==> flow/design.v <==
module p_datapath
	(clk, counter, data_ina, data_inb, data_rdy,key_ina, key_inb, cipher_out);
input clk, data_ina, data_inb;
input [1:0] data_rdy;
input [7:0] counter;
input [63:0] key_ina, key_inb;	
output [127:0] cipher_out;
wire [63:0] Xout_a, Xout_b, Yout_a, Yout_b;
data_share2 share_a(.clk(clk), .data_rdy(data_rdy), .counter(counter[0]), .data_in(data_ina), 
						 .key_in(key_ina), .X_out(Xout_a), .Y_out(Yout_a), .Y_in(Yout_b));				 
data_share2 share_b(.clk(clk), .data_rdy(data_rdy), .counter(counter[0]), .data_in(data_inb), 
						 .key_in(key_inb), .X_out(Xout_b), .Y_out(Yout_b), .Y_in(Yout_a));
wire [127:0] res1, res2;
reg sel1, sel2;
always @(*) begin
	if (134 <= counter) begin
		sel1 <= 1;
		sel2 <= 1;
	end
	else begin		
		sel1 <= 0;
		sel2 <= 0;
	end
end
quick_mux_128 SHARE_A_OUT_MUX_128( .in1({Xout_a, Yout_a}), .in2(128'd0), .out(res1), .sel(sel1) );
quick_mux_128 SHARE_B_OUT_MUX_128( .in1({Xout_b, Yout_b}), .in2(128'd0), .out(res2), .sel(sel2) );
assign cipher_out = res1 ^ res2;
endmodule  
module data_share2(clk, data_rdy, counter, data_in,key_in, X_out, Y_out, Y_in);
input clk, counter, data_in;
input [63:0] key_in;
input [1:0] data_rdy;	
input [63:0] Y_in;
output [63:0] X_out, Y_out;
reg [63:0] X, Y;
wire [63:0] XL1_1, XL2_1, XL8_1;
assign XL1_1 = {X[62:0], X[63]}; 
assign XL2_1 = {X[61:0], X[63:62]}; 
assign XL8_1 = {X[55:0], X[63:56]}; 
wire [63:0] YL1_1, YL8_2;
assign YL1_1 = {Y[62:0], Y[63]}; 
assign YL8_2 = {Y_in[55:0], Y_in[63:56]}; 
wire [63:0] sout1, sout2;
sub1 s1(Y, XL2_1, XL8_1, XL1_1, sout1);
sub1 s2(X, key_in, YL1_1, YL8_2, sout2);
always@(posedge clk)
begin
   if(data_rdy ==1) begin
		{X, Y} <= {data_in, X, Y[63:1]};
	end
	else if(data_rdy ==3) begin			
		if (counter == 1'b0) begin							
			X <= sout1 ;
			Y <= X;
		end
		else begin
			X <= sout2;
		end
	end
end
assign X_out = X;
assign Y_out = Y;
endmodule
module sub1(i1, i2, i3, i4, o1);
input [63:0] i1, i2, i3, i4;
output [63:0] o1;
wire [63:0] andout;
and4 a1(i3[3:0], i4[3:0], andout[3:0]);
and4 a2(i3[7:4], i4[7:4], andout[7:4]);
and4 a3(i3[11:8], i4[11:8], andout[11:8]);
and4 a4(i3[15:12], i4[15:12], andout[15:12]);
and4 a5(i3[19:16], i4[19:16], andout[19:16]);
and4 a6(i3[23:20], i4[23:20], andout[23:20]);
and4 a7(i3[27:24], i4[27:24], andout[27:24]);
and4 a8(i3[31:28], i4[31:28], andout[31:28]);
and4 a9(i3[35:32], i4[35:32], andout[35:32]);
and4 a10(i3[39:36], i4[39:36], andout[39:36]);
and4 a11(i3[43:40], i4[43:40], andout[43:40]);
and4 a12(i3[47:44], i4[47:44], andout[47:44]);
and4 a13(i3[51:48], i4[51:48], andout[51:48]);
and4 a14(i3[55:52], i4[55:52], andout[55:52]);
and4 a15(i3[59:56], i4[59:56], andout[59:56]);
and4 a16(i3[63:60], i4[63:60], andout[63:60]);
assign o1 = i1 ^ i2 ^ andout;
endmodule
module and4(a1, a2, andout);
input [3:0] a1,a2;
output [3:0] andout;
assign andout = a1 & a2;
endmodule
module quick_mux_128(in1, in2, out, sel);
input [127:0] in1,in2;
input sel;
output [127:0] out;
assign out = sel?(in1):in2;
endmodule	
`timescale 1ns / 1ps
module p_keysch10(clk, counter, data_in, data_rdy, key_out);
input clk, data_in;
input [1:0] data_rdy;
input [7:0] counter;
output [63:0] key_out;
reg [63:0] KX, KY;
localparam [0:67] Z = 68'b10101111011100000011010010011000101000010001111110010110110011101011;
localparam [63:0] c = 64'hfffffffffffffffc;
always@(posedge clk)
begin
	if(data_rdy == 2) begin
		{KX, KY} <= {data_in, KX, KY[63:1]};
	end
	else if(data_rdy == 3) begin
		if(counter[0] == 1'b1) begin
			KX <= c ^ Z[counter[7:1]] ^ KY ^ {KX[2:0],KX[63:3]} ^ {KX[3:0],KX[63:4]};
			KY <= KX;
		end
	end
end
assign key_out = KY ;
endmodule
`timescale 1ns / 1ps
module p_keysch11(clk, counter, data_in, data_rdy, key_out);
input clk, data_in;
input [1:0] data_rdy;
input [7:0] counter;
output [63:0] key_out;
reg [63:0] KX, KY;
always@(posedge clk)
begin
	if(data_rdy ==2) begin
		{KX, KY} <= {data_in, KX, KY[63:1]};
	end
	else if(data_rdy ==3) begin
		if(counter[0] == 1'b1) begin
			KX <= KY ^ {KX[2:0],KX[63:3]} ^ {KX[3:0],KX[63:4]};
			KY <= KX;
		end
	end
end
assign key_out = KY ;
endmodule
`timescale 1ns / 1ps
module simon2share(clk, data_ina, data_inb, data_rdy, cipher_out, Done);
input clk;
input data_ina, data_inb;
input [1:0] data_rdy;
output [127:0] cipher_out;
output reg Done;
reg [7:0] counter;
wire [63:0] keya, keyb;
always@(posedge clk)
begin
	if(data_rdy==0) begin
		counter <= 0;
	end
	else if(data_rdy ==3) begin			
		counter <= counter + 1;
	end
end
always @(posedge clk) begin
	if(data_rdy == 3 && (counter == 135))
		Done <= 1;			
	else
		Done <= 0;
end
p_datapath mydatapath(.clk(clk), .counter(counter), 
							 .data_ina(data_ina), .data_inb(data_inb),
							 .data_rdy(data_rdy), 
							 .key_ina(keya), .key_inb(keyb), 
							 .cipher_out(cipher_out));
p_keysch10 mykeysch_a(.clk(clk), .counter(counter), 
							 .data_in(data_ina), .data_rdy(data_rdy), .key_out(keya));
p_keysch11 mykeysch_b(.clk(clk), .counter(counter), 
							 .data_in(data_inb), .data_rdy(data_rdy), .key_out(keyb));						 
endmodule
# [Tool chain data of simon2share]
# The steps from the RTL of simon2share to its reports follow in flow order.
# Lines are those of the file above, counted from 1.
# Operators carry their Yosys type and port widths (W data, S select, Z words).
# Cell names lack the library's common part.
# A cell with n/a has no value.
[inputs] design="simon2share" clock="clk" library="sky130hd" lib_corner="tt_025C_1v80"

# [Word level]
# Counts by Yosys on the flattened word-level netlist (proc, flatten, opt, wreduce; memories kept). Register bits leave out memories and registers merged into their read ports (data or address). Print and check cells are left out. Cells with the same type and inputs are merged into one.
[bits] register_bits=521
[op_classes] n_eq=5 bitwise=78 compare=1 add_sub_neg=2 reduce_and_logical=7 shift=1 mux=28
[op_table] operator="$mux W64" count=24
[op_table] operator="$xor A64 B64 Y64" count=13
[op_table] operator="$and A4 B4 Y4" count=64
[op_table] operator="$mux W128" count=2
[op_table] operator="$xor A128 B128 Y128" count=1
[op_table] operator="$shiftx A68 B32 Y1 const A" count=1
[op_table] operator="$sub A7 B7 Y8 const A" count=1
[op_table] operator="$add A8 B1 Y8 const B" count=1
[op_table] operator="$le A8 B8 Y1 const A" count=1
[op_table] operator="$eq A8 B8 Y1 const B" count=1
[op_table] operator="$reduce_bool A2 Y1" count=3
[op_table] operator="$eq A2 B2 Y1 const B" count=2
[op_table] operator="$reduce_and A2 Y1" count=2
[op_table] operator="$eq A2 B1 Y1 const B" count=1
[op_table] operator="$ne A2 B1 Y1 const B" count=1
[op_table] operator="$logic_not A2 Y1" count=1
[op_table] operator="$mux W1" count=2
[op_table] operator="$logic_and A1 B1 Y1" count=1

# [Logic depth]
# Longest topological path by Yosys (ltp), each cell counted once; first at word level (registers and memories cut), then after technology mapping (sequential cells cut; the memories' decode and read muxes count).
[logic_depth] ltp_word=8 abc_area=0 ltp_mapped=11 ltp_nobuf=7

# [Netlist]
# Yosys stat after the flow's synthesis: flattened, memories mapped to cells. It holds for the ABC_AREA given above (unset counts as 0); a run with the other value may have another netlist.
# The area totals of this step are shown rounded.
[mapped] buf_cells=279 seq_area_mm2=0.0156 synth_area_mm2=0.0327 ffs=521 cells=3439
[by_type] type="edfxtp_1" count=512 area_total_um2=1.54E+04
[by_type] type="xnor2_1" count=708 area_total_um2=6.2E+03
[by_type] type="nand2_1" count=843 area_total_um2=3.16E+03
[by_type] type="xor2_1" count=196 area_total_um2=1.72E+03
[by_type] type="mux2_2" count=128 area_total_um2=1.44E+03
[by_type] type="nor2_1" count=326 area_total_um2=1.22E+03
[by_type] type="o21ai_0" count=199 area_total_um2=995.955
[by_type] type="a21oi_1" count=191 area_total_um2=955.917
[by_type] type="clkbuf_1" count=250 area_total_um2=938.4
[by_type] type="dfxtp_1" count=9 area_total_um2=180.173
[by_type] type="buf_2" count=19 area_total_um2=95.091
[by_type] type="ha_1" count=4 area_total_um2=50.048
[by_type] type="buf_1" count=9 area_total_um2=33.782
[by_type] type="nand3_1" count=5 area_total_um2=25.024
[by_type] type="a32o_1" count=2 area_total_um2=20.019
[by_type] type="mux2i_1" count=2 area_total_um2=20.019
[by_type] type="nor2b_1" count=3 area_total_um2=18.768
[by_type] type="a311oi_1" count=2 area_total_um2=17.517
# Other cell types: 22; their cells: 31.
# The figures by module come from a second, unflattened synthesis with its own total; it is not the netlist above.
[unflattened] cells_unflattened=2656 area_unflattened_mm2=0.0393
# Each row is one instance without its submodules.
[by_module] module="data_share2" n_inst=2 cells=344 mod_seq_area_mm2=0.00384 area_mm2=0.00635
[by_module] module="p_keysch11" n_inst=1 cells=337 mod_seq_area_mm2=0.00384 area_mm2=0.00739
[by_module] module="p_keysch10" n_inst=1 cells=650 mod_seq_area_mm2=0.00384 area_mm2=0.00669
[by_module] module="sub1" n_inst=4 cells=64 mod_seq_area_mm2=0 area_mm2=0.00152
[by_module] module="quick_mux_128" n_inst=2 cells=142 mod_seq_area_mm2=0 area_mm2=0.00162
[by_module] module="and4" n_inst=64 cells=4 mod_seq_area_mm2=0 area_mm2=0.000025
[by_module] module="p_datapath" n_inst=1 cells=132 mod_seq_area_mm2=0 area_mm2=0.00115
[by_module] module="simon2share" n_inst=1 cells=53 mod_seq_area_mm2=0.00018 area_mm2=0.000462

# [Path before layout]
# Source: OpenSTA report_checks on the synthesized netlist (no wires, ideal clock, input and output delay 20% of the period each), path of least setup slack; recovery checks are left aside. Register names are those of the netlist, which keeps one name where synthesis merged equal registers.
[synth_path] kind="input port to flip-flop" start="input port data_rdy[1]" end="register mykeysch_a.KX[0]" in_delay_ps=1000 stages=2 t_arrival_ps=19706 required_ps=3738 path_delay_ps=19968 setup_time_ps=1262 path_slack_ps=-15968 clock_period_ps=5000 period_less_setup_slack_ps=20968
# "path_delay_ps" = arrival - input delay + setup time.
# "stages": output pins that drive a net of the path, with the launching flip-flop's if there is one; two outputs of one cell count as two.
# "period_less_setup_slack_ps" is the clock period less the worst setup slack; recovery checks do not enter. This is arithmetic on one report: input and output delays are still those of the set period (20% each).
# Between the ends stands the longest chain of elaborated cells between them, by number of cells; it is not shown to be the way that was timed. Of several equally long chains one is given.
# Each line given opens the expression or statement behind the cell; cells for indexed reads and writes are added by Yosys, which also makes memories of some case tables.
# Only ways into the end's enable, where the timed path ends, are counted here.
[synth_via] path_cell_list="clkbuf_1 > a21boi_0" elab_chain_len=3
[synth_lines] item="start: declaration" line_no=145 text="input [1:0] data_rdy;"
[synth_lines] item="$eq A2 B2 Y1" line_no=111 text="else if(data_rdy == 3) begin"
[synth_lines] item="$reduce_bool A2 Y1"
[synth_lines] item="$reduce_and A2 Y1"
[synth_lines] item="end: assignment" line_no=113 text="KX <= c ^ Z[counter[7:1]] ^ KY ^ {KX[2:0],KX[63:3]} ^ {KX[3:0],KX[63:4]};"
[synth_lines] item="end: declaration" line_no=103 text="reg [63:0] KX, KY;"

# [Timing after layout]
# Path of least setup slack in the final report of flow run 1 (OpenROAD, finished layout, wires in). Where an end is a register, its clock arrival counts in the times.
# The report prints the path's times to 10 ps; the period is as set.
[layout_path] kind="flip-flop to output port" start="register counter[4]" end="output port cipher_out[111]" t_arrival_ps=2360 path_slack_ps=170 output_delay_ps=630 required_ps=2540 clock_period_ps=3170 stages=11
# Between the ends stands the longest chain of elaborated cells between them, by number of cells; it is not shown to be the way that was timed. Of several equally long chains one is given.
[layout_via] path_cell_list="dfxtp_4 > nor4_4 > nand2_2 > nand2_8 > buf_12 > buf_12 > buf_12 > buf_16 > buf_12 > nor2_4 > buf_6" elab_chain_len=4
[layout_lines] item="start: declaration" line_no=148 text="reg [7:0] counter;"
[layout_lines] item="start: assignment" line_no=153 text="counter <= 0;"
[layout_lines] item="start: assignment" line_no=156 text="counter <= counter + 1;"
[layout_lines] item="$le A8 B8 Y1" line_no=16 text="if (134 <= counter) begin"
[layout_lines] item="$mux W1" line_no=16
[layout_lines] item="$mux W128" line_no=95 text="assign out = sel?(in1):in2;"
[layout_lines] item="$xor A128 B128 Y128" line_no=27 text="assign cipher_out = res1 ^ res2;"
[layout_lines] item="end: declaration" line_no=146 text="output [127:0] cipher_out;"

Memo
Re: implementation data of simon2share

Stored flow runs of simon2share (3 of them; Yosys, OpenROAD, sky130hd). They differ in their settings and are not a sequence. Constraints: input delay and output delay 20% of the set period each, output load 0.01 pF.
By "achieved clock period" is meant the clock period of the run minus its worst setup slack. This is arithmetic on one report: input and output delays are still those of the set period (20% each).
"worst setup path time": the worst setup path's part of the clock period (all of it between registers, 20% less for each end at a port) less its slack. A launch clock that arrives late makes it longer, a capture clock that arrives late makes it shorter.
By "power" is meant OpenSTA's value without simulated activity: inputs other than the clock are taken to toggle once in ten clock periods, and the tool carries that through the logic.
"worst setup path time" is given in steps of 10 ps.
Values from the reports are rounded here.
[flow run 1] settings: CAP_MARGIN=15, CELL_PAD_IN_SITES_GLOBAL_PLACEMENT=0, CORE_ASPECT_RATIO=1.79, CORE_UTILIZATION=28, CTS_CLUSTER_DIAMETER=323, HOLD_SLACK_MARGIN=0.01, MAX_ROUTING_LAYER=met4, PLACE_DENSITY=0.77, SETUP_SLACK_MARGIN=0.33, period_ns=3.17, CORE_MARGIN=2, SLEW_MARGIN=20
[flow run 1] result: chip area after synthesis (Yosys) 0.0327 mm^2, die area 0.12 mm^2, standard-cell area of the final layout 0.0388 mm^2, worst setup slack after layout 172 ps, total negative slack 0 ps, worst hold slack 369 ps, power 33100 µW, achieved clock period 2998 ps, worst setup path time 2360 ps, worst setup path kind flip-flop to output port
[flow run 2] settings: CAP_MARGIN=15, CELL_PAD_IN_SITES_GLOBAL_PLACEMENT=0, CORE_UTILIZATION=28, CTS_CLUSTER_DIAMETER=323, MAX_ROUTING_LAYER=met4, PLACE_DENSITY=0.77, SETUP_SLACK_MARGIN=0.33, period_ns=3.17, CORE_MARGIN=2, SLEW_MARGIN=20
[flow run 2] result: chip area after synthesis (Yosys) 0.0327 mm^2, die area 0.12 mm^2, standard-cell area of the final layout 0.0387 mm^2, worst setup slack after layout 98 ps, total negative slack 0 ps, worst hold slack 407 ps, power 33600 µW, achieved clock period 3072 ps, worst setup path time 2440 ps, worst setup path kind flip-flop to output port
[flow run 3] settings: CORE_UTILIZATION=40, PLACE_DENSITY=0.6, period_ns=5.0, CAP_MARGIN=20, CORE_MARGIN=2, SLEW_MARGIN=20
[flow run 3] result: chip area after synthesis (Yosys) 0.0327 mm^2, die area 0.0841 mm^2, standard-cell area of the final layout 0.0366 mm^2, worst setup slack after layout 533 ps, total negative slack 0 ps, worst hold slack 617 ps, power 20600 µW, achieved clock period 4467 ps, worst setup path time 3470 ps, worst setup path kind flip-flop to output port
